==> flow/design.v <==
module divfreq(clk, rst, clk1kHz);
input clk;
input rst;
output clk1kHz;
reg [20:0]count;
reg clk1kHz_q;
assign clk1kHz = (count >= 21'd24) && !clk1kHz_q;
always @(posedge clk)begin
	if (rst) begin
		count <= 0;
		clk1kHz_q <= 0;
	end else if(count < 24)begin
		count <= count + 1'd1;
	end else begin
		clk1kHz_q <= !clk1kHz_q;
		count <= 0;
	end
end
endmodule
module divfreq20(clk, rst, clk20Hz);
input clk;
input rst;
output clk20Hz;
reg [20:0]count20;
reg clk20Hz_q;
assign clk20Hz = (count20 >= 21'd249) && !clk20Hz_q;
always @(posedge clk)begin
	if (rst) begin
		count20 <= 0;
		clk20Hz_q <= 0;
	end else if(count20 < 249)begin
		count20 <= count20 + 1'd1;
	end else begin
		clk20Hz_q <= !clk20Hz_q;
		count20 <= 0;
	end
end
endmodule
module Barrido_filas(clk, rst, clk20Hz, fil);
	input clk;
	input rst;
	input clk20Hz;
	output reg [3:0] fil;
	reg [1:0] contador;
	always @(posedge clk) begin
		if (rst) begin
			contador <= 'b0;
			fil <= 'b0000;
		end else if (clk20Hz) begin
			case(contador)
				'b00: fil <= 'b1000;
				'b01: fil <= 'b0100;
				'b10: fil <= 'b0010;
				'b11: fil <= 'b0001;
			endcase
			contador <= contador + 'b1;
		end
	end
endmodule
module Comparador_col(clk, rst, fil, col, tecla);
	input clk;
	input rst;
	input [3:0]fil;
	input [3:0]col;
	output reg [3:0] tecla;
	reg [3:0] tecla_q;
	always @(*) begin
		tecla = tecla_q;
		if(col == 'b1000)begin  
			case(fil)
				'b1000: tecla = 'd15;
				'b0100: tecla = 'd1;
				'b0010: tecla = 'd4;
				'b0001: tecla = 'd7;
			default: tecla = 'd15;
			endcase
		end if (col == 'b0100)begin  
			case(fil)
				'b1000: tecla = 'd0;
				'b0100: tecla = 'd2;
				'b0010: tecla = 'd5;
				'b0001: tecla = 'd8;
			default: tecla = 'd15;
			endcase
		end if (col == 'b0010)begin  
			case(fil)
				'b1000: tecla = 'd14;
				'b0100: tecla = 'd3;
				'b0010: tecla = 'd6;
				'b0001: tecla = 'd9;
			default: tecla = 'd15;
			endcase
		end if (col == 'b0001)begin  
			case(fil)
				'b1000: tecla = 'd13;
				'b0100: tecla = 'd10;
				'b0010: tecla = 'd11;
				'b0001: tecla = 'd12;
			default: tecla = 'd15;
			endcase
		end
	end
	always @(posedge clk) begin
		if (rst) tecla_q <= 'd15;
		else tecla_q <= tecla;
	end
endmodule
module Conversor(tecla, CSseg);
	input [3:0] tecla;
	output reg [6:0] CSseg;
	parameter segmin = 7'b1111110;  
	parameter segplus = 7'b1101100;  
	parameter segdiv = 7'b1011011;  
	parameter segmult = 7'b1001000;  
	parameter seg0 = 7'b0000001;  
	parameter seg1 = 7'b1001111;  
	parameter seg2 = 7'b0010010;  
	parameter seg3 = 7'b0000110;  
	parameter seg4 = 7'b1001100;  
	parameter seg5 = 7'b0100100;  
	parameter seg6 = 7'b0100000;  
	parameter seg7 = 7'b0001111;  
	parameter seg8 = 7'b0000000;  
	parameter seg9 = 7'b0000100;  
	parameter segA = 7'b0001000;  
	parameter segb = 7'b1100000;  
	parameter segC = 7'b0110001;  
	parameter segd = 7'b1000010;  
	parameter segE = 7'b0110000;  
	parameter segF = 7'b0111000;  
	parameter sego = 7'b1100010;  
	parameter segh = 7'b1101000;  
	parameter segeq = 7'b1110110;  
	parameter nul = 7'b1111111; 
	always @(*)begin
			case(tecla)
				4'b0000: CSseg = seg0;
				4'b0001: CSseg = seg1;
				4'b0010: CSseg = seg2;
				4'b0011: CSseg = seg3;
				4'b0100: CSseg = seg4;
				4'b0101: CSseg = seg5;
				4'b0110: CSseg = seg6;
				4'b0111: CSseg = seg7;
				4'b1000: CSseg = seg8;
				4'b1001: CSseg = seg9;
				4'b1010: CSseg = segplus;
				4'b1011: CSseg = segmin;
				4'b1100: CSseg = segmult;
				4'b1101: CSseg = segdiv;
				4'b1110: CSseg = segeq;
				4'b1111: CSseg = nul;
			endcase
	end
endmodule
module Barrido_displays(clk, rst, btn, btnres, CSseg, clk1kHz, dres, signo_resultado, Sseg, anodos, Ssegnum1, Ssegnum2, operador, signo1);
	input clk;
	input rst;
	input btn;
	input btnres;
	input [6:0] CSseg;
	input clk1kHz;
	input [23:0] dres;
	input [1:0] signo_resultado;
	output reg [6:0] Sseg;
	output reg [7:0] anodos;
	output reg [20:0] Ssegnum1;
	output reg [20:0] Ssegnum2;
	output reg [6:0] operador;
	output reg [6:0] signo1;	
	reg [6:0] Sseg0;
	reg [6:0] Sseg1;
	reg [6:0] Sseg2;
	reg [6:0] Sseg3;
	reg [6:0] Sseg4;
	reg [6:0] Sseg5;
	reg [6:0] Sseg6;
	reg [6:0] Sseg7;
	parameter segmin = 7'b1111110;  
	parameter segplus = 7'b1101100;  
	parameter segdiv = 7'b1011011;  
	parameter segmult = 7'b1001000;  
	parameter seg0 = 7'b0000001;  
	parameter seg1 = 7'b1001111;  
	parameter seg2 = 7'b0010010;  
	parameter seg3 = 7'b0000110;  
	parameter seg4 = 7'b1001100;  
	parameter seg5 = 7'b0100100;  
	parameter seg6 = 7'b0100000;  
	parameter seg7 = 7'b0001111;  
	parameter seg8 = 7'b0000000;  
	parameter seg9 = 7'b0000100;  
	parameter segeq = 7'b1110110;  
	parameter nul = 7'b1111111; 
	reg [2:0]contadorbar;
	reg btnON;
	reg btnresON;
	reg estado;
	reg [2:0]posdisplay;
	always @(posedge clk) begin
	if (rst) begin
		contadorbar = 3'b0;
		Sseg0 = nul;
		Sseg1 = nul;
		Sseg2 = nul;
		Sseg3 = nul;
		Sseg4 = nul;
		Sseg5 = nul;
		Sseg6 = nul;
		Sseg7 = nul;
		btnON = 1'b0;
		btnresON = 'b0;
		estado = 'b0;
		posdisplay = 'b0;
		anodos <= 8'b11111111;
		Sseg <= nul;
		Ssegnum1 <= {nul, nul, nul};
		Ssegnum2 <= {nul, nul, nul};
		signo1 <= nul;
		operador <= nul;
	end else if (clk1kHz) begin
		if (btnres == 'b0 && btnresON == 'b0)begin
			estado = ~estado;
			btnresON = 'b1;
		end
		if (btnres == 'b1) begin
			btnresON = 'b0;
		end
		contadorbar = contadorbar + 1'b1;
		case(contadorbar)
			3'b000: begin anodos <= 8'b11111110; Sseg <= Sseg0; end
			3'b001: begin anodos <= 8'b11111101; Sseg <= Sseg1; end
			3'b010: begin anodos <= 8'b11111011; Sseg <= Sseg2; end
			3'b011: begin anodos <= 8'b11110111; Sseg <= Sseg3; end
			3'b100: begin anodos <= 8'b11101111; Sseg <= Sseg4; end
			3'b101: begin anodos <= 8'b11011111; Sseg <= Sseg5; end
			3'b110: begin anodos <= 8'b10111111; Sseg <= Sseg6; end
			3'b111: begin anodos <= 8'b01111111; Sseg <= Sseg7; end
		endcase
		if (estado == 0)begin
		if (btn == 'b0 && btnON == 'b0)begin
			posdisplay = posdisplay + 'b1;
			btnON = 'b1;
		end
		if (btn == 'b1) begin
			btnON = 'b0;
		end
		case(posdisplay)
			3'b000: Sseg7 = CSseg;
			3'b001: Sseg6 = CSseg;
			3'b010: Sseg5 = CSseg;
			3'b011: Sseg4 = CSseg;
			3'b100: Sseg3 = CSseg;
			3'b101: Sseg2 = CSseg;
			3'b110: Sseg1 = CSseg;
			3'b111: Sseg0 = CSseg;
		endcase 
		Ssegnum1 <= {Sseg6, Sseg5, Sseg4};
		Ssegnum2 <= {Sseg2, Sseg1, Sseg0};
		signo1 <= Sseg7;
		operador <= Sseg3;
		end
		if (estado == 1) begin
			if(signo_resultado == 2)begin
			Sseg0 = 7'b0110001;  
			Sseg1 = seg0;	 
			Sseg2 = 7'b0110001;	 
			Sseg3 = 7'b0110001;	 
			Sseg4 = 7'b0110000;	 
			Sseg5 = nul;
			Sseg6 = nul;
			Sseg7 = nul;
			end else begin
			case(dres[3:0])
				4'b0000: Sseg0 = seg0;
				4'b0001: Sseg0 = seg1;
				4'b0010: Sseg0 = seg2;
				4'b0011: Sseg0 = seg3;
				4'b0100: Sseg0 = seg4;
				4'b0101: Sseg0 = seg5;
				4'b0110: Sseg0 = seg6;
				4'b0111: Sseg0 = seg7;
				4'b1000: Sseg0 = seg8;
				4'b1001: Sseg0 = seg9;
				default: Sseg0 = nul;
			endcase
			case(dres[7:4])
				4'b0000: Sseg1 = seg0;
				4'b0001: Sseg1 = seg1;
				4'b0010: Sseg1 = seg2;
				4'b0011: Sseg1 = seg3;
				4'b0100: Sseg1 = seg4;
				4'b0101: Sseg1 = seg5;
				4'b0110: Sseg1 = seg6;
				4'b0111: Sseg1 = seg7;
				4'b1000: Sseg1 = seg8;
				4'b1001: Sseg1 = seg9;
				default: Sseg1 = nul;
			endcase
			case(dres[11:8])
				4'b0000: Sseg2 = seg0;
				4'b0001: Sseg2 = seg1;
				4'b0010: Sseg2 = seg2;
				4'b0011: Sseg2 = seg3;
				4'b0100: Sseg2 = seg4;
				4'b0101: Sseg2 = seg5;
				4'b0110: Sseg2 = seg6;
				4'b0111: Sseg2 = seg7;
				4'b1000: Sseg2 = seg8;
				4'b1001: Sseg2 = seg9;
				default: Sseg2 = nul;
			endcase
			case(dres[15:12])
				4'b0000: Sseg3 = seg0;
				4'b0001: Sseg3 = seg1;
				4'b0010: Sseg3 = seg2;
				4'b0011: Sseg3 = seg3;
				4'b0100: Sseg3 = seg4;
				4'b0101: Sseg3 = seg5;
				4'b0110: Sseg3 = seg6;
				4'b0111: Sseg3 = seg7;
				4'b1000: Sseg3 = seg8;
				4'b1001: Sseg3 = seg9;
				default: Sseg3 = nul;
			endcase
			case(dres[19:16])
				4'b0000: Sseg4 = seg0;
				4'b0001: Sseg4 = seg1;
				4'b0010: Sseg4 = seg2;
				4'b0011: Sseg4 = seg3;
				4'b0100: Sseg4 = seg4;
				4'b0101: Sseg4 = seg5;
				4'b0110: Sseg4 = seg6;
				4'b0111: Sseg4 = seg7;
				4'b1000: Sseg4 = seg8;
				4'b1001: Sseg4 = seg9;
				default: Sseg4 = nul;
			endcase
			case(dres[23:20])
				4'b0000: Sseg5 = seg0;
				4'b0001: Sseg5 = seg1;
				4'b0010: Sseg5 = seg2;
				4'b0011: Sseg5 = seg3;
				4'b0100: Sseg5 = seg4;
				4'b0101: Sseg5 = seg5;
				4'b0110: Sseg5 = seg6;
				4'b0111: Sseg5 = seg7;
				4'b1000: Sseg5 = seg8;
				4'b1001: Sseg5 = seg9;
				default: Sseg5 = nul;
			endcase
			if(signo_resultado == 0) begin
				Sseg6 = nul;
				Sseg7 = nul;
			end else begin 
				Sseg6 = segmin;
				Sseg7 = nul;
			end
			end		
		end
	end
	end
endmodule
module Ssegtobin (clk, rst, Ssegnum1, Ssegnum2, signo1, operador, num1, num2, sig1, oper);
	input clk;
	input rst;
	input [20:0] Ssegnum1;
	input [20:0] Ssegnum2;
	input [6:0] signo1;
	input [6:0] operador;
	output reg [9:0] num1;
	output reg [9:0] num2;
	output reg sig1;
	output reg [1:0] oper;
	reg [3:0] digit11;
	reg [3:0] digit12;
	reg [3:0] digit13;
	reg [3:0] digit21;
	reg [3:0] digit22;
	reg [3:0] digit23;
	parameter [6:0] segmin = 7'b1111110;  
	parameter [6:0] segplus = 7'b1101100;  
	parameter [6:0] segdiv = 7'b1011011;  
	parameter [6:0] segmult = 7'b1001000;  
	parameter [6:0] seg0 = 7'b0000001;  
	parameter [6:0] seg1 = 7'b1001111;  
	parameter [6:0] seg2 = 7'b0010010;  
	parameter [6:0] seg3 = 7'b0000110;  
	parameter [6:0] seg4 = 7'b1001100;  
	parameter [6:0] seg5 = 7'b0100100;  
	parameter [6:0] seg6 = 7'b0100000;  
	parameter [6:0] seg7 = 7'b0001111;  
	parameter [6:0] seg8 = 7'b0000000;  
	parameter [6:0] seg9 = 7'b0000100;  
	parameter [6:0] nul = 7'b1111111; 
	reg [3:0] digit11_q;
	reg [3:0] digit12_q;
	reg [3:0] digit13_q;
	reg [3:0] digit21_q;
	reg [3:0] digit22_q;
	reg [3:0] digit23_q;
	reg [1:0] oper_q;
	always @(posedge clk) begin
		if (rst) begin
			digit11_q <= 'b0;
			digit12_q <= 'b0;
			digit13_q <= 'b0;
			digit21_q <= 'b0;
			digit22_q <= 'b0;
			digit23_q <= 'b0;
			oper_q <= 'b0;
		end else begin
			digit11_q <= digit11;
			digit12_q <= digit12;
			digit13_q <= digit13;
			digit21_q <= digit21;
			digit22_q <= digit22;
			digit23_q <= digit23;
			oper_q <= oper;
		end
	end
	always @(*)begin
		digit11 = digit11_q;
		digit12 = digit12_q;
		digit13 = digit13_q;
		digit21 = digit21_q;
		digit22 = digit22_q;
		digit23 = digit23_q;
		oper = oper_q;
		case(Ssegnum1[6:0])
			seg0: digit13 = 'd0;
			seg1: digit13 = 'd1;
			seg2: digit13 = 'd2;
			seg3: digit13 = 'd3;
			seg4: digit13 = 'd4;
			seg5: digit13 = 'd5;
			seg6: digit13 = 'd6;
			seg7: digit13 = 'd7;
			seg8: digit13 = 'd8;
			seg9: digit13 = 'd9;
			default: ;
		endcase
		case(Ssegnum1[13:7])
			seg0: digit12 = 'd0;
			seg1: digit12 = 'd1;
			seg2: digit12 = 'd2;
			seg3: digit12 = 'd3;
			seg4: digit12 = 'd4;
			seg5: digit12 = 'd5;
			seg6: digit12 = 'd6;
			seg7: digit12 = 'd7;
			seg8: digit12 = 'd8;
			seg9: digit12 = 'd9;
			default: ;
		endcase
		case(Ssegnum1[20:14])
			seg0: digit11 = 'd0;
			seg1: digit11 = 'd1;
			seg2: digit11 = 'd2;
			seg3: digit11 = 'd3;
			seg4: digit11 = 'd4;
			seg5: digit11 = 'd5;
			seg6: digit11 = 'd6;
			seg7: digit11 = 'd7;
			seg8: digit11 = 'd8;
			seg9: digit11 = 'd9;
			default: ;
		endcase
		case(Ssegnum2[6:0])
			seg0: digit23 = 'd0;
			seg1: digit23 = 'd1;
			seg2: digit23 = 'd2;
			seg3: digit23 = 'd3;
			seg4: digit23 = 'd4;
			seg5: digit23 = 'd5;
			seg6: digit23 = 'd6;
			seg7: digit23 = 'd7;
			seg8: digit23 = 'd8;
			seg9: digit23 = 'd9;
			default: ;
		endcase
		case(Ssegnum2[13:7])
			seg0: digit22 = 'd0;
			seg1: digit22 = 'd1;
			seg2: digit22 = 'd2;
			seg3: digit22 = 'd3;
			seg4: digit22 = 'd4;
			seg5: digit22 = 'd5;
			seg6: digit22 = 'd6;
			seg7: digit22 = 'd7;
			seg8: digit22 = 'd8;
			seg9: digit22 = 'd9;
			default: ;
		endcase
		case(Ssegnum2[20:14])
			seg0: digit21 = 'd0;
			seg1: digit21 = 'd1;
			seg2: digit21 = 'd2;
			seg3: digit21 = 'd3;
			seg4: digit21 = 'd4;
			seg5: digit21 = 'd5;
			seg6: digit21 = 'd6;
			seg7: digit21 = 'd7;
			seg8: digit21 = 'd8;
			seg9: digit21 = 'd9;
			default: ;
		endcase
		case(operador)
			segplus: oper = 'd0;
			segmin:  oper = 'd1;
			segmult: oper = 'd2;
			segdiv:  oper = 'd3;
			default: ;
		endcase
		sig1 = (signo1 == nul) ? 'd0:'d1;
		num1 = (digit11 * 'd100) + (digit12 * 'd10) + digit13;
		num2 = (digit21 * 'd100) + (digit22 * 'd10) + digit23;
	end
endmodule
module Operacion (num1, num2, sig1, oper, resultado, signo_resultado);
	input [9:0]num1;
	input [9:0]num2;
	input sig1;
	input [1:0]oper;
	output reg [19:0] resultado;
	output reg [1:0] signo_resultado;
	always @(*)begin
		resultado = 'd0;
		signo_resultado = 'd0;
		case(oper)
			'd0: begin	if (sig1 == 0) begin  
						resultado = num1 + num2;
						signo_resultado = 'd0;
					end else begin
						if (num1 > num2)begin
							resultado = num1 - num2;
							signo_resultado = 'd1;
						end else begin
							resultado = num2 - num1;
							signo_resultado = 'd0;
						end
					end
				end
			'd1: begin	if (sig1 == 1) begin  
						resultado = num1 + num2;
						signo_resultado = 'd1;
					end else begin
						if (num2 > num1)begin
							resultado = num2 - num1;
							signo_resultado = 'd1;
						end else begin
							resultado = num1 - num2;
							signo_resultado = 'd0;
						end
					end
				end
			'd2: begin resultado = num1*num2;
							if (sig1 == 0) begin  
								signo_resultado = 'd0;
							end else signo_resultado = 'd1;
			end
			'd3: begin if(num2 != 0 && num1 % num2 == 0) begin  
								resultado = num1/num2;
								if (sig1 == 0) begin  
									signo_resultado = 'd0;
								end else signo_resultado = 'd1;	
							end else signo_resultado = 'd2;
			end
		endcase
	end
endmodule
module Digitos_result (resultado, dres);
	input [19:0] resultado;
	output reg [23:0] dres;
	integer i;
	reg [43:0] sh;
	always @(*)begin
		sh = {24'd0, resultado};
		for (i = 0; i < 20; i = i + 1) begin
			if (sh[23:20] >= 5) sh[23:20] = sh[23:20] + 4'd3;
			if (sh[27:24] >= 5) sh[27:24] = sh[27:24] + 4'd3;
			if (sh[31:28] >= 5) sh[31:28] = sh[31:28] + 4'd3;
			if (sh[35:32] >= 5) sh[35:32] = sh[35:32] + 4'd3;
			if (sh[39:36] >= 5) sh[39:36] = sh[39:36] + 4'd3;
			if (sh[43:40] >= 5) sh[43:40] = sh[43:40] + 4'd3;
			sh = sh << 1;
		end
		dres = sh[43:20];
	end
endmodule
module Calculator2_0(clk, rst, col, btn, btnres, fil, Sseg, anodos);
	input clk;
	input rst;
	input [3:0] col;
	input btn;
	input btnres;
	output [3:0] fil;
	output [6:0] Sseg;
	output [7:0] anodos;
	wire clk1kHz;
	wire clk20Hz;
	wire [3:0]tecla;
	wire [20:0] Ssegnum1;
	wire [20:0] Ssegnum2;
	wire [6:0] signo1;
	wire [6:0] operador;
	wire [9:0] num1;
	wire [9:0] num2;
	wire sig1;
	wire [1:0] oper;
	wire [19:0] resultado;
	wire [1:0] signo_resultado;
	wire [23:0] dres;
	wire [6:0] CSseg;
	divfreq div(clk, rst, clk1kHz);
	divfreq20 div20(clk, rst, clk20Hz);
	Barrido_filas barfil(clk, rst, clk20Hz, fil);
	Comparador_col comp(clk, rst, fil, col, tecla);
	Conversor print(tecla, CSseg);
	Barrido_displays bardisp(clk, rst, btn, btnres, CSseg, clk1kHz, dres, signo_resultado, Sseg, anodos, Ssegnum1, Ssegnum2, operador, signo1);
	Ssegtobin convsegtobin(clk, rst, Ssegnum1, Ssegnum2, signo1, operador, num1, num2, sig1, oper);
	Operacion op(num1, num2, sig1, oper, resultado, signo_resultado);
	Digitos_result digres(resultado, dres);
endmodule
-- Tool chain data of Calculator2_0
Tool output for the design above before and after an edit, in the order of the flow.
"before" refers to lines of the RTL above, "after" to lines of the edited file.
"change" is "after" less "before", of the values as shown.
Operators carry their Yosys type and port widths (W data, S select, Z words).
Not given: n/a
- top: Calculator2_0
- clock: clk
- cell library: sky130hd
- corner: tt_025C_1v80

-- Edit of the RTL
Unified diff, file above to edited file.
This change comes from a script, not from a designer. The edited design behaves differently; no optimisation was intended.
begin of diff
@@ -620,5 +620,10 @@
 	Barrido_displays bardisp(clk, rst, btn, btnres, CSseg, clk1kHz, dres, signo_resultado, Sseg, anodos, Ssegnum1, Ssegnum2, operador, signo1);
 	Ssegtobin convsegtobin(clk, rst, Ssegnum1, Ssegnum2, signo1, operador, num1, num2, sig1, oper);
-	Operacion op(num1, num2, sig1, oper, resultado, signo_resultado);
+	wire [1:0] signo_resultado_p, signo_resultado_n;
+	wire [19:0] resultado_p, resultado_n;
+	Operacion op(num1, num2, sig1, oper, resultado_p, signo_resultado_p);
+	Operacion op_alt (num1, ~num2, sig1, oper, resultado_n, signo_resultado_n);
+	assign signo_resultado = signo_resultado_p ^ signo_resultado_n;
+	assign resultado = resultado_p ^ resultado_n;
 	Digitos_result digres(resultado, dres);
 endmodule
end of diff

-- Word level
Yosys after proc, flatten, opt, wreduce and memory -nomap, before mapping. Memory bits, and registers merged into a memory's read port (data or address), are not among the register bits. Print and check cells are not counted.
Memory sizes are those after Yosys's memory passes, which may raise the word count (mostly to a power of two), join words into wider ones and drop unused or constant bits.
- storage and ports (element ; before ; after ; change):
    register bits after elaboration ; 216 ; 216 ; 0
    bits in latches ; 0 ; 0 ; 0
    memory bits (writable) ; 0 ; 0 ; 0
    memory bits (read-only) ; 784 ; 784 ; 0
    word width x clocked read ports ; 0 ; 0 ; 0
    memories kept ; 7 ; 7 ; 0
    bits of input ports ; 8 ; 8 ; 0
    output and inout port bits ; 19 ; 19 ; 0
    elaborated cells ; 560 ; 586 ; +26
- memories (element ; before ; after):
    words x width with read and write ports ; 16x7 r1 w0; 16x7 r1 w0; 16x7 r1 w0; 16x7 r1 w0; 16x7 r1 w0; 16x7 r1 w0; (+1) ; 16x7 r1 w0; 16x7 r1 w0; 16x7 r1 w0; 16x7 r1 w0; 16x7 r1 w0; 16x7 r1 w0; (+1)
The mark (+n) counts cells that are not listed.
- cells by class (element ; before ; after ; change):
    $add $sub $neg ; 111 ; 114 ; +3
    $mul ; 5 ; 6 ; +1
    div/mod/pow operators ; 2 ; 4 ; +2
    order comparisons ; 105 ; 107 ; +2
    equality and inequality tests ; 88 ; 88 ; 0
    shift-type cells ; 0 ; 0 ; 0
    multiplexer cells ; 166 ; 178 ; +12
    bitwise gates (word level) ; 8 ; 11 ; +3
    reduce/logical cells ; 35 ; 38 ; +3
- operators with widths (kind ; before ; after ; change):
    $mux W20 ; 5 ; 10 ; +5
    $mux W2 ; 3 ; 6 ; +3
    $mux W1 ; 12 ; 14 ; +2
    $gt A10 B10 Y1 ; 2 ; 4 ; +2
    $sub A10 B10 Y11 ; 2 ; 4 ; +2
    $logic_and A1 B1 Y1 ; 5 ; 6 ; +1
    $pmux W2 S4 ; 2 ; 3 ; +1
    $add A10 B10 Y11 ; 1 ; 2 ; +1
    $div A10 B10 Y20 ; 1 ; 2 ; +1
    $logic_not A32 Y1 ; 1 ; 2 ; +1
    $mod A10 B10 Y32 ; 1 ; 2 ; +1
    $mul A10 B10 Y20 ; 1 ; 2 ; +1
    $pmux W20 S4 ; 1 ; 2 ; +1
    $reduce_bool A10 Y1 ; 1 ; 2 ; +1
    $not A10 Y10 ; 0 ; 1 ; +1
    $xor A2 B2 Y2 ; 0 ; 1 ; +1
    $xor A20 B20 Y20 ; 0 ; 1 ; +1
    $ge A4 B3 Y1 const B ; 93 ; 93 ; 0
    $mux W4 ; 86 ; 86 ; 0
    $add A4 B2 Y4 const B ; 80 ; 80 ; 0
    $mux W3 ; 21 ; 21 ; 0
    $eq A7 B7 Y1 const B ; 17 ; 17 ; 0
    $mux W7 ; 15 ; 15 ; 0
    $add A3 B2 Y3 const B ; 13 ; 13 ; 0
    $eq A7 B3 Y1 const B ; 12 ; 12 ; 0
    $eq A7 B6 Y1 const B ; 12 ; 12 ; 0
    $eq A3 B3 Y1 const B ; 8 ; 8 ; 0
    $not A1 Y1 ; 8 ; 8 ; 0
The list need not be complete.

-- Depth
Yosys ltp: most cells in a row. Word level: on the elaborated netlist, between registers, memories and ports. Mapped: between sequential cells and ports; inverters and the memories' decode and read muxes count.
- depth (element ; before ; after ; change):
    word-level depth ; 48 ; 50 ; +2
    ABC_AREA ; 0 ; 0 ; n/a
    depth in mapped cells ; 578 ; 545 ; -33
    depth with buffers taken out ; 541 ; 510 ; -31

-- Netlist
The flow's flattened synthesis, as Yosys stat reports it; memories are mapped. The netlist is that of the ABC_AREA named above (0 if unset); the other value can give another one.
- synthesis totals (element ; before ; after ; change):
    standard cells after synthesis ; 7700 ; 13175 ; +5475
    synthesis area (µm²) ; 57043.5 ; 92652.6 ; +35609.1
    sequential part of the area (µm²) ; 5765.5 ; 5765.5 ; 0.0
    flip-flops ; 288 ; 288 ; 0
    buffer cells ; 261 ; 508 ; +247
- cells by type (cell ; before ; after ; change):
    sky130_fd_sc_hd__nor2_1 ; 706 ; 1305 ; +599
    sky130_fd_sc_hd__nand2_1 ; 838 ; 1269 ; +431
    sky130_fd_sc_hd__xnor2_1 ; 197 ; 622 ; +425
    sky130_fd_sc_hd__a21oi_1 ; 498 ; 869 ; +371
    sky130_fd_sc_hd__ha_1 ; 680 ; 1035 ; +355
    sky130_fd_sc_hd__o21ai_0 ; 234 ; 552 ; +318
    sky130_fd_sc_hd__inv_1 ; 360 ; 640 ; +280
    sky130_fd_sc_hd__nor3_1 ; 433 ; 655 ; +222
    sky130_fd_sc_hd__xor2_1 ; 101 ; 288 ; +187
    sky130_fd_sc_hd__o21a_1 ; 301 ; 486 ; +185
    sky130_fd_sc_hd__nand3_1 ; 183 ; 359 ; +176
    sky130_fd_sc_hd__clkbuf_1 ; 169 ; 344 ; +175
    sky130_fd_sc_hd__and2_1 ; 60 ; 166 ; +106
    sky130_fd_sc_hd__a31oi_1 ; 60 ; 149 ; +89
    sky130_fd_sc_hd__nor2b_1 ; 51 ; 137 ; +86
    sky130_fd_sc_hd__a21o_1 ; 78 ; 163 ; +85
    sky130_fd_sc_hd__nand4_1 ; 97 ; 172 ; +75
    sky130_fd_sc_hd__maj3_1 ; 2 ; 77 ; +75
The list need not be complete.
The figures by module come from a second, unflattened synthesis with its own total; it is not the netlist above.
- unflattened totals (element ; before ; after ; change):
    cells (unflattened synthesis) ; 7736 ; 12323 ; +4587
    area total of the unflattened synthesis (µm²) ; 57497.6 ; 90215.3 ; +32717.7
Each row is one instance without its submodules.
- modules, before (module ; times used ; cells ; area (µm²) ; sequential area (µm²)):
    Operacion ; 1 ; 4559 ; 32224.7 ; 0.0
    Digitos_result ; 1 ; 1332 ; 9123.8 ; 0.0
    Barrido_displays ; 1 ; 902 ; 7773.7 ; 2722.6
    Ssegtobin ; 1 ; 695 ; 5864.4 ; 1601.5
    divfreq20 ; 1 ; 61 ; 718.2 ; 440.4
    divfreq ; 1 ; 48 ; 638.1 ; 440.4
    Comparador_col ; 1 ; 86 ; 634.4 ; 80.1
    Barrido_filas ; 1 ; 25 ; 270.3 ; 120.1
    Conversor ; 1 ; 28 ; 250.2 ; 0.0
    Calculator2_0 ; 1 ; 0 ; 0.0 ; 0.0
- modules, after (module ; times used ; cells ; area (µm²) ; sequential area (µm²)):
    Operacion ; 2 ; 4549 ; 32346.0 ; 0.0
    Digitos_result ; 1 ; 1332 ; 9123.8 ; 0.0
    Barrido_displays ; 1 ; 902 ; 7773.7 ; 2722.6
    Ssegtobin ; 1 ; 711 ; 5884.4 ; 1601.5
    divfreq20 ; 1 ; 61 ; 718.2 ; 440.4
    divfreq ; 1 ; 48 ; 638.1 ; 440.4
    Comparador_col ; 1 ; 86 ; 634.4 ; 80.1
    Barrido_filas ; 1 ; 25 ; 270.3 ; 120.1
    Conversor ; 1 ; 28 ; 250.2 ; 0.0
    Calculator2_0 ; 1 ; 32 ; 230.2 ; 0.0

-- Timing after synthesis
Source: OpenSTA report_checks on the synthesized netlist (no wires, ideal clock, input and output delay 20% of the period each), path of least setup slack; recovery checks are left aside. Register names are those of the netlist, which keeps one name where synthesis merged equal registers.
- path post-synthesis (element ; before ; after ; change):
    kind ; flip-flop to flip-flop ; flip-flop to flip-flop ; n/a
    from ; register bardisp.Ssegnum2[12] ; register bardisp.Ssegnum2[8] ; n/a
    to ; register bardisp.Sseg3[2] ; register bardisp.Sseg5[6] ; n/a
    clock period (ps) ; 110000 ; 110000 ; 0
    setup time (ps) ; 74 ; 132 ; +58
    time at the first pin (ps) ; 0 ; 0 ; 0
    arrival (ps) ; 104593 ; 98269 ; -6324
    required time (ps) ; 109926 ; 109868 ; -58
    slack (ps) ; 5333 ; 11598 ; +6265
    delay of the path (ps) ; 104667 ; 98401 ; -6266
    stages on the path ; 547 ; 511 ; -36
    buffers on the path ; 40 ; 59 ; +19
    synthesis period reached (ps) ; 104667 ; 98402 ; -6265
"delay of the path" = arrival - input delay + setup time.
"stages on the path": output pins that drive a net of the path, with the launching flip-flop's if there is one; two outputs of one cell count as two.
"synthesis period reached" = period - worst setup slack (recovery checks aside). The figure is calculated, with input and output delays left at 20% of the set period.
Between the ends stands the longest chain of elaborated cells between them, by number of cells; it is not shown to be the way that was timed. Of several equally long chains one is given.
Each line given opens the expression or statement behind the cell; cells for indexed reads and writes are added by Yosys, which also makes memories of some case tables.
The chain passes a memory read, where the word-level depth is cut; so it can be longer than that depth.
At most two assigning lines are given for a register; there are more.
On the way, post-synthesis, before:
- path through: sky130_fd_sc_hd__dfxtp_1 > sky130_fd_sc_hd__or3_1 > sky130_fd_sc_hd__nor2_1 > sky130_fd_sc_hd__nand3_1 > sky130_fd_sc_hd__o21ai_0 > sky130_fd_sc_hd__or3_1 > sky130_fd_sc_hd__nor2b_1 > sky130_fd_sc_hd__clkbuf_1 > sky130_fd_sc_hd__mux2i_1 > sky130_fd_sc_hd__ha_1 > sky130_fd_sc_hd__fa_1 > sky130_fd_sc_hd__fa_1 > sky130_fd_sc_hd__clkbuf_1 > sky130_fd_sc_hd__inv_1 > sky130_fd_sc_hd__ha_1 > sky130_fd_sc_hd__o21ai_0 > sky130_fd_sc_hd__o2bb2ai_1 > sky130_fd_sc_hd__mux2_2 > [... 511 more ...] > sky130_fd_sc_hd__o31a_1 > sky130_fd_sc_hd__o21ai_0 > sky130_fd_sc_hd__and2_1 > sky130_fd_sc_hd__ha_1 > sky130_fd_sc_hd__or4_1 > sky130_fd_sc_hd__a311oi_2 > sky130_fd_sc_hd__or2_1 > sky130_fd_sc_hd__clkbuf_4 > sky130_fd_sc_hd__ha_1 > sky130_fd_sc_hd__inv_1 > sky130_fd_sc_hd__a21oi_1 > sky130_fd_sc_hd__o21ai_0 > sky130_fd_sc_hd__o21ai_1 > sky130_fd_sc_hd__inv_1 > sky130_fd_sc_hd__ha_1 > sky130_fd_sc_hd__o221a_1 > sky130_fd_sc_hd__o21a_1 > sky130_fd_sc_hd__a31oi_1
- length of the longest elaborated chain at 51
- noted elaborated cells on any way between the ends: 233
- classes of those cells: add/sub: 69; mul: 2; div: 2; compare: 66; eq/ne: 10; mux: 79; reduce/logical: 4; memory: 1
- RTL lines, path post-synthesis, before (element ; line ; source):
    start, declared ; 168 ; output reg [20:0] Ssegnum2;
    start, assigned ; 218 ; Ssegnum2 <= {nul, nul, nul};
    start, assigned ; 259 ; Ssegnum2 <= {Sseg2, Sseg1, Sseg0};
    $eq A7 B3 Y1 ; 482 ; case(Ssegnum2[13:7])
    $pmux W4 S10 ; 482 ;
    $mul A4 B3 Y7 ; 517 ; num2 = (digit21 * 'd100) + (digit22 * 'd10) + digit23;
    $add A10 B10 Y10 ; 517 ;
    $add A10 B4 Y10 ; 517 ;
    $mod A10 B10 Y32 ; 562 ; 'd3: begin if(num2 != 0 && num1 % num2 == 0) begin
    $logic_not A32 Y1 ; 562 ;
    [... 37 more ...] ; n/a ;
    $add A4 B2 Y4 ; 581 ; if (sh[27:24] >= 5) sh[27:24] = sh[27:24] + 4'd3;
    $mux W4 ; 581 ;
    $add A4 B2 Y4 ; 582 ; if (sh[31:28] >= 5) sh[31:28] = sh[31:28] + 4'd3;
    $mux W4 ; 582 ;
    $mem_v2 Z16 W7 ; 313 ; case(dres[15:12])
    $mux W7 ; 264 ; if(signo_resultado == 2)begin
    $mux W7 ; 263 ; if (estado == 1) begin
    end, assigned ; 253 ; 3'b100: Sseg3 = CSseg;
    end, assigned ; 314 ; 4'b0000: Sseg3 = seg0;
    end, declared ; 174 ; reg [6:0] Sseg3;
On the way, post-synthesis, after:
- path through: sky130_fd_sc_hd__dfxtp_1 > sky130_fd_sc_hd__clkbuf_1 > sky130_fd_sc_hd__nor4_1 > sky130_fd_sc_hd__nand2_1 > sky130_fd_sc_hd__o31ai_1 > sky130_fd_sc_hd__nor4_1 > sky130_fd_sc_hd__a21oi_1 > sky130_fd_sc_hd__inv_1 > sky130_fd_sc_hd__ha_1 > sky130_fd_sc_hd__ha_1 > sky130_fd_sc_hd__fa_1 > sky130_fd_sc_hd__xnor2_1 > sky130_fd_sc_hd__ha_1 > sky130_fd_sc_hd__ha_1 > sky130_fd_sc_hd__o21ai_0 > sky130_fd_sc_hd__or2_1 > sky130_fd_sc_hd__a311o_1 > sky130_fd_sc_hd__inv_2 > [... 475 more ...] > sky130_fd_sc_hd__and2_1 > sky130_fd_sc_hd__nor2_1 > sky130_fd_sc_hd__inv_1 > sky130_fd_sc_hd__ha_1 > sky130_fd_sc_hd__inv_1 > sky130_fd_sc_hd__a21oi_1 > sky130_fd_sc_hd__a21oi_1 > sky130_fd_sc_hd__ha_1 > sky130_fd_sc_hd__inv_1 > sky130_fd_sc_hd__a211oi_1 > sky130_fd_sc_hd__a31oi_1 > sky130_fd_sc_hd__a2111oi_0 > sky130_fd_sc_hd__a21o_1 > sky130_fd_sc_hd__inv_2 > sky130_fd_sc_hd__ha_1 > sky130_fd_sc_hd__a211o_1 > sky130_fd_sc_hd__a21oi_1 > sky130_fd_sc_hd__o311ai_1
- length of the longest elaborated chain at 53
- noted elaborated cells on any way between the ends: 319
- classes of those cells: add/sub: 92; mul: 3; div: 4; compare: 88; eq/ne: 10; mux: 111; logic: 3; reduce/logical: 7; memory: 1
- RTL lines, path post-synthesis, after (element ; line ; source):
    start, declared ; 168 ; output reg [20:0] Ssegnum2;
    start, assigned ; 218 ; Ssegnum2 <= {nul, nul, nul};
    start, assigned ; 259 ; Ssegnum2 <= {Sseg2, Sseg1, Sseg0};
    $eq A7 B3 Y1 ; 482 ; case(Ssegnum2[13:7])
    $pmux W4 S10 ; 482 ;
    $mul A4 B3 Y7 ; 517 ; num2 = (digit21 * 'd100) + (digit22 * 'd10) + digit23;
    $add A10 B10 Y10 ; 517 ;
    $add A10 B4 Y10 ; 517 ;
    $not A10 Y10 ; 625 ; Operacion op_alt (num1, ~num2, sig1, oper, resultado_n, signo_resultado_n);
    $mod A10 B10 Y32 ; 562 ; 'd3: begin if(num2 != 0 && num1 % num2 == 0) begin
    [... 39 more ...] ; n/a ;
    $add A4 B2 Y4 ; 583 ; if (sh[35:32] >= 5) sh[35:32] = sh[35:32] + 4'd3;
    $mux W4 ; 583 ;
    $add A4 B2 Y4 ; 584 ; if (sh[39:36] >= 5) sh[39:36] = sh[39:36] + 4'd3;
    $mux W4 ; 584 ;
    $mem_v2 Z16 W7 ; 339 ; case(dres[23:20])
    $mux W7 ; 264 ; if(signo_resultado == 2)begin
    $mux W7 ; 263 ; if (estado == 1) begin
    end, assigned ; 251 ; 3'b010: Sseg5 = CSseg;
    end, assigned ; 270 ; Sseg5 = nul;
    end, declared ; 176 ; reg [6:0] Sseg5;

-- Timing after layout
Path of least setup slack in the final report of the runs of pair 1 (OpenROAD, finished layout, wires in). Where an end is a register, its clock arrival counts in the times.
The report prints the path's times to 10 ps; the period is as set.
- path after layout (element ; before ; after ; change):
    kind ; flip-flop to flip-flop ; flip-flop to flip-flop ; n/a
    from ; register bardisp.Ssegnum2[11] ; register bardisp.Ssegnum2[7] ; n/a
    to ; register bardisp.Sseg3[2] ; register bardisp.Sseg5[6] ; n/a
    clock period (ps) ; 110000 ; 110000 ; 0
    setup time (ps) ; 70 ; 140 ; +70
    time at the first pin (ps) ; 550 ; 580 ; +30
    arrival (ps) ; 103320 ; 102060 ; -1260
    required time (ps) ; 110480 ; 110450 ; -30
    slack (ps) ; 7170 ; 8380 ; +1210
    stages on the path ; 520 ; 459 ; -61
    buffers on the path ; 10 ; 9 ; -1
Between the ends stands the longest chain of elaborated cells between them, by number of cells; it is not shown to be the way that was timed. Of several equally long chains one is given.
The chain passes a memory read, where the word-level depth is cut; so it can be longer than that depth.
At most two assigning lines are given for a register; there are more.
On the way, after layout, before:
- path through: sky130_fd_sc_hd__dfxtp_1 > sky130_fd_sc_hd__or3_4 > sky130_fd_sc_hd__nor4_2 > sky130_fd_sc_hd__a211oi_2 > sky130_fd_sc_hd__nor2b_4 > sky130_fd_sc_hd__a21oi_2 > sky130_fd_sc_hd__inv_1 > sky130_fd_sc_hd__ha_1 > sky130_fd_sc_hd__ha_1 > sky130_fd_sc_hd__fa_1 > sky130_fd_sc_hd__xnor2_1 > sky130_fd_sc_hd__ha_1 > sky130_fd_sc_hd__ha_1 > sky130_fd_sc_hd__nand2_1 > sky130_fd_sc_hd__o31a_2 > sky130_fd_sc_hd__o21ai_2 > sky130_fd_sc_hd__xor2_2 > sky130_fd_sc_hd__buf_4 > [... 484 more ...] > sky130_fd_sc_hd__o221ai_2 > sky130_fd_sc_hd__o31a_1 > sky130_fd_sc_hd__o21ai_0 > sky130_fd_sc_hd__and2_1 > sky130_fd_sc_hd__ha_1 > sky130_fd_sc_hd__or4_1 > sky130_fd_sc_hd__a311oi_2 > sky130_fd_sc_hd__or2_4 > sky130_fd_sc_hd__ha_1 > sky130_fd_sc_hd__inv_1 > sky130_fd_sc_hd__a21oi_1 > sky130_fd_sc_hd__o21ai_0 > sky130_fd_sc_hd__o21ai_2 > sky130_fd_sc_hd__inv_1 > sky130_fd_sc_hd__ha_1 > sky130_fd_sc_hd__o221a_1 > sky130_fd_sc_hd__o21a_1 > sky130_fd_sc_hd__a31oi_1
- length of the longest elaborated chain at 51
- noted elaborated cells on any way between the ends: 233
- classes of those cells: add/sub: 69; mul: 2; div: 2; compare: 66; eq/ne: 10; mux: 79; reduce/logical: 4; memory: 1
- RTL lines, path after layout, before (element ; line ; source):
    start, declared ; 168 ; output reg [20:0] Ssegnum2;
    start, assigned ; 218 ; Ssegnum2 <= {nul, nul, nul};
    start, assigned ; 259 ; Ssegnum2 <= {Sseg2, Sseg1, Sseg0};
    $eq A7 B3 Y1 ; 482 ; case(Ssegnum2[13:7])
    $pmux W4 S10 ; 482 ;
    $mul A4 B3 Y7 ; 517 ; num2 = (digit21 * 'd100) + (digit22 * 'd10) + digit23;
    $add A10 B10 Y10 ; 517 ;
    $add A10 B4 Y10 ; 517 ;
    $mod A10 B10 Y32 ; 562 ; 'd3: begin if(num2 != 0 && num1 % num2 == 0) begin
    $logic_not A32 Y1 ; 562 ;
    [... 37 more ...] ; n/a ;
    $add A4 B2 Y4 ; 581 ; if (sh[27:24] >= 5) sh[27:24] = sh[27:24] + 4'd3;
    $mux W4 ; 581 ;
    $add A4 B2 Y4 ; 582 ; if (sh[31:28] >= 5) sh[31:28] = sh[31:28] + 4'd3;
    $mux W4 ; 582 ;
    $mem_v2 Z16 W7 ; 313 ; case(dres[15:12])
    $mux W7 ; 264 ; if(signo_resultado == 2)begin
    $mux W7 ; 263 ; if (estado == 1) begin
    end, assigned ; 253 ; 3'b100: Sseg3 = CSseg;
    end, assigned ; 314 ; 4'b0000: Sseg3 = seg0;
    end, declared ; 174 ; reg [6:0] Sseg3;
On the way, after layout, after:
- path through: sky130_fd_sc_hd__dfxtp_1 > sky130_fd_sc_hd__nor4_4 > sky130_fd_sc_hd__nand2_1 > sky130_fd_sc_hd__o31ai_1 > sky130_fd_sc_hd__nor4_1 > sky130_fd_sc_hd__a21oi_1 > sky130_fd_sc_hd__inv_1 > sky130_fd_sc_hd__ha_1 > sky130_fd_sc_hd__ha_1 > sky130_fd_sc_hd__fa_1 > sky130_fd_sc_hd__xnor2_1 > sky130_fd_sc_hd__ha_1 > sky130_fd_sc_hd__ha_1 > sky130_fd_sc_hd__o21ai_0 > sky130_fd_sc_hd__or2_1 > sky130_fd_sc_hd__a311o_2 > sky130_fd_sc_hd__buf_12 > sky130_fd_sc_hd__inv_8 > [... 423 more ...] > sky130_fd_sc_hd__and2_1 > sky130_fd_sc_hd__nor2_1 > sky130_fd_sc_hd__inv_1 > sky130_fd_sc_hd__ha_1 > sky130_fd_sc_hd__inv_1 > sky130_fd_sc_hd__a21oi_1 > sky130_fd_sc_hd__a21oi_1 > sky130_fd_sc_hd__ha_1 > sky130_fd_sc_hd__inv_1 > sky130_fd_sc_hd__a211oi_1 > sky130_fd_sc_hd__a31oi_1 > sky130_fd_sc_hd__a2111oi_0 > sky130_fd_sc_hd__a21o_1 > sky130_fd_sc_hd__inv_2 > sky130_fd_sc_hd__ha_1 > sky130_fd_sc_hd__a211o_1 > sky130_fd_sc_hd__a21oi_1 > sky130_fd_sc_hd__o311ai_1
- length of the longest elaborated chain at 53
- noted elaborated cells on any way between the ends: 319
- classes of those cells: add/sub: 92; mul: 3; div: 4; compare: 88; eq/ne: 10; mux: 111; logic: 3; reduce/logical: 7; memory: 1
- RTL lines, path after layout, after (element ; line ; source):
    start, declared ; 168 ; output reg [20:0] Ssegnum2;
    start, assigned ; 218 ; Ssegnum2 <= {nul, nul, nul};
    start, assigned ; 259 ; Ssegnum2 <= {Sseg2, Sseg1, Sseg0};
    $eq A7 B3 Y1 ; 482 ; case(Ssegnum2[13:7])
    $pmux W4 S10 ; 482 ;
    $mul A4 B3 Y7 ; 517 ; num2 = (digit21 * 'd100) + (digit22 * 'd10) + digit23;
    $add A10 B10 Y10 ; 517 ;
    $add A10 B4 Y10 ; 517 ;
    $not A10 Y10 ; 625 ; Operacion op_alt (num1, ~num2, sig1, oper, resultado_n, signo_resultado_n);
    $mod A10 B10 Y32 ; 562 ; 'd3: begin if(num2 != 0 && num1 % num2 == 0) begin
    [... 39 more ...] ; n/a ;
    $add A4 B2 Y4 ; 583 ; if (sh[35:32] >= 5) sh[35:32] = sh[35:32] + 4'd3;
    $mux W4 ; 583 ;
    $add A4 B2 Y4 ; 584 ; if (sh[39:36] >= 5) sh[39:36] = sh[39:36] + 4'd3;
    $mux W4 ; 584 ;
    $mem_v2 Z16 W7 ; 339 ; case(dres[23:20])
    $mux W7 ; 264 ; if(signo_resultado == 2)begin
    $mux W7 ; 263 ; if (estado == 1) begin
    end, assigned ; 251 ; 3'b010: Sseg5 = CSseg;
    end, assigned ; 270 ; Sseg5 = nul;
    end, declared ; 176 ; reg [6:0] Sseg5;

-- Layout results
Both versions went through the flow (Yosys, OpenROAD) with the same settings in each pair. Constraints: input delay and output delay 20% of the set period each, output load 0.01 pF.
Settings, pair 1:
- noted CORE_UTILIZATION: 40
- noted period_ns: 110
- CAP_MARGIN: 20
- noted CORE_MARGIN: 2
- SLEW_MARGIN: 20
- results, pair 1 (element ; before ; after ; change):
    post-synthesis cell area (µm²) ; 57043.5 ; 92652.6 ; +35609.1
    die footprint (µm²) ; 145645.0 ; 235497.0 ; +89852.0
    utilization (%) ; 43.6 ; 42.8 ; -0.8
    setup slack of the worst path (ps) ; 7166 ; 8384 ; +1218
    summed negative setup slack (ps) ; 0 ; 0 ; 0
    worst hold slack in the final report (ps) ; 456 ; 446 ; -10
    achieved period (ps) ; 102834 ; 101616 ; -1218
Settings, pair 2:
- ABC_AREA at 1
- noted CELL_PAD_IN_SITES_GLOBAL_PLACEMENT: 1
- noted CORE_ASPECT_RATIO: 0.59
- noted CORE_MARGIN: 10
- noted CORE_UTILIZATION: 17
- GPL_ROUTABILITY_DRIVEN at 0
- MIN_ROUTING_LAYER: met2
- noted PLACE_DENSITY_LB_ADDON: 0.02
- noted SETUP_SLACK_MARGIN: 5.0
- TNS_END_PERCENT: 75
- noted period_ns: 91.8
- CAP_MARGIN: 20
- SLEW_MARGIN: 20
- results, pair 2 (element ; before ; after ; change):
    post-synthesis cell area (µm²) ; 62347.3 ; 106871.2 ; +44523.9
    die footprint (µm²) ; 392221.0 ; 661880.0 ; +269659.0
    utilization (%) ; 20.5 ; 20.9 ; +0.4
    setup slack of the worst path (ps) ; 11613 ; 11956 ; +343
    summed negative setup slack (ps) ; 0 ; 0 ; 0
    worst hold slack in the final report (ps) ; 442 ; 448 ; +6
    achieved period (ps) ; 80187 ; 79844 ; -343
By "achieved period" is meant the clock period of the run minus its worst setup slack. This is arithmetic on one report: input and output delays are still those of the set period (20% each).
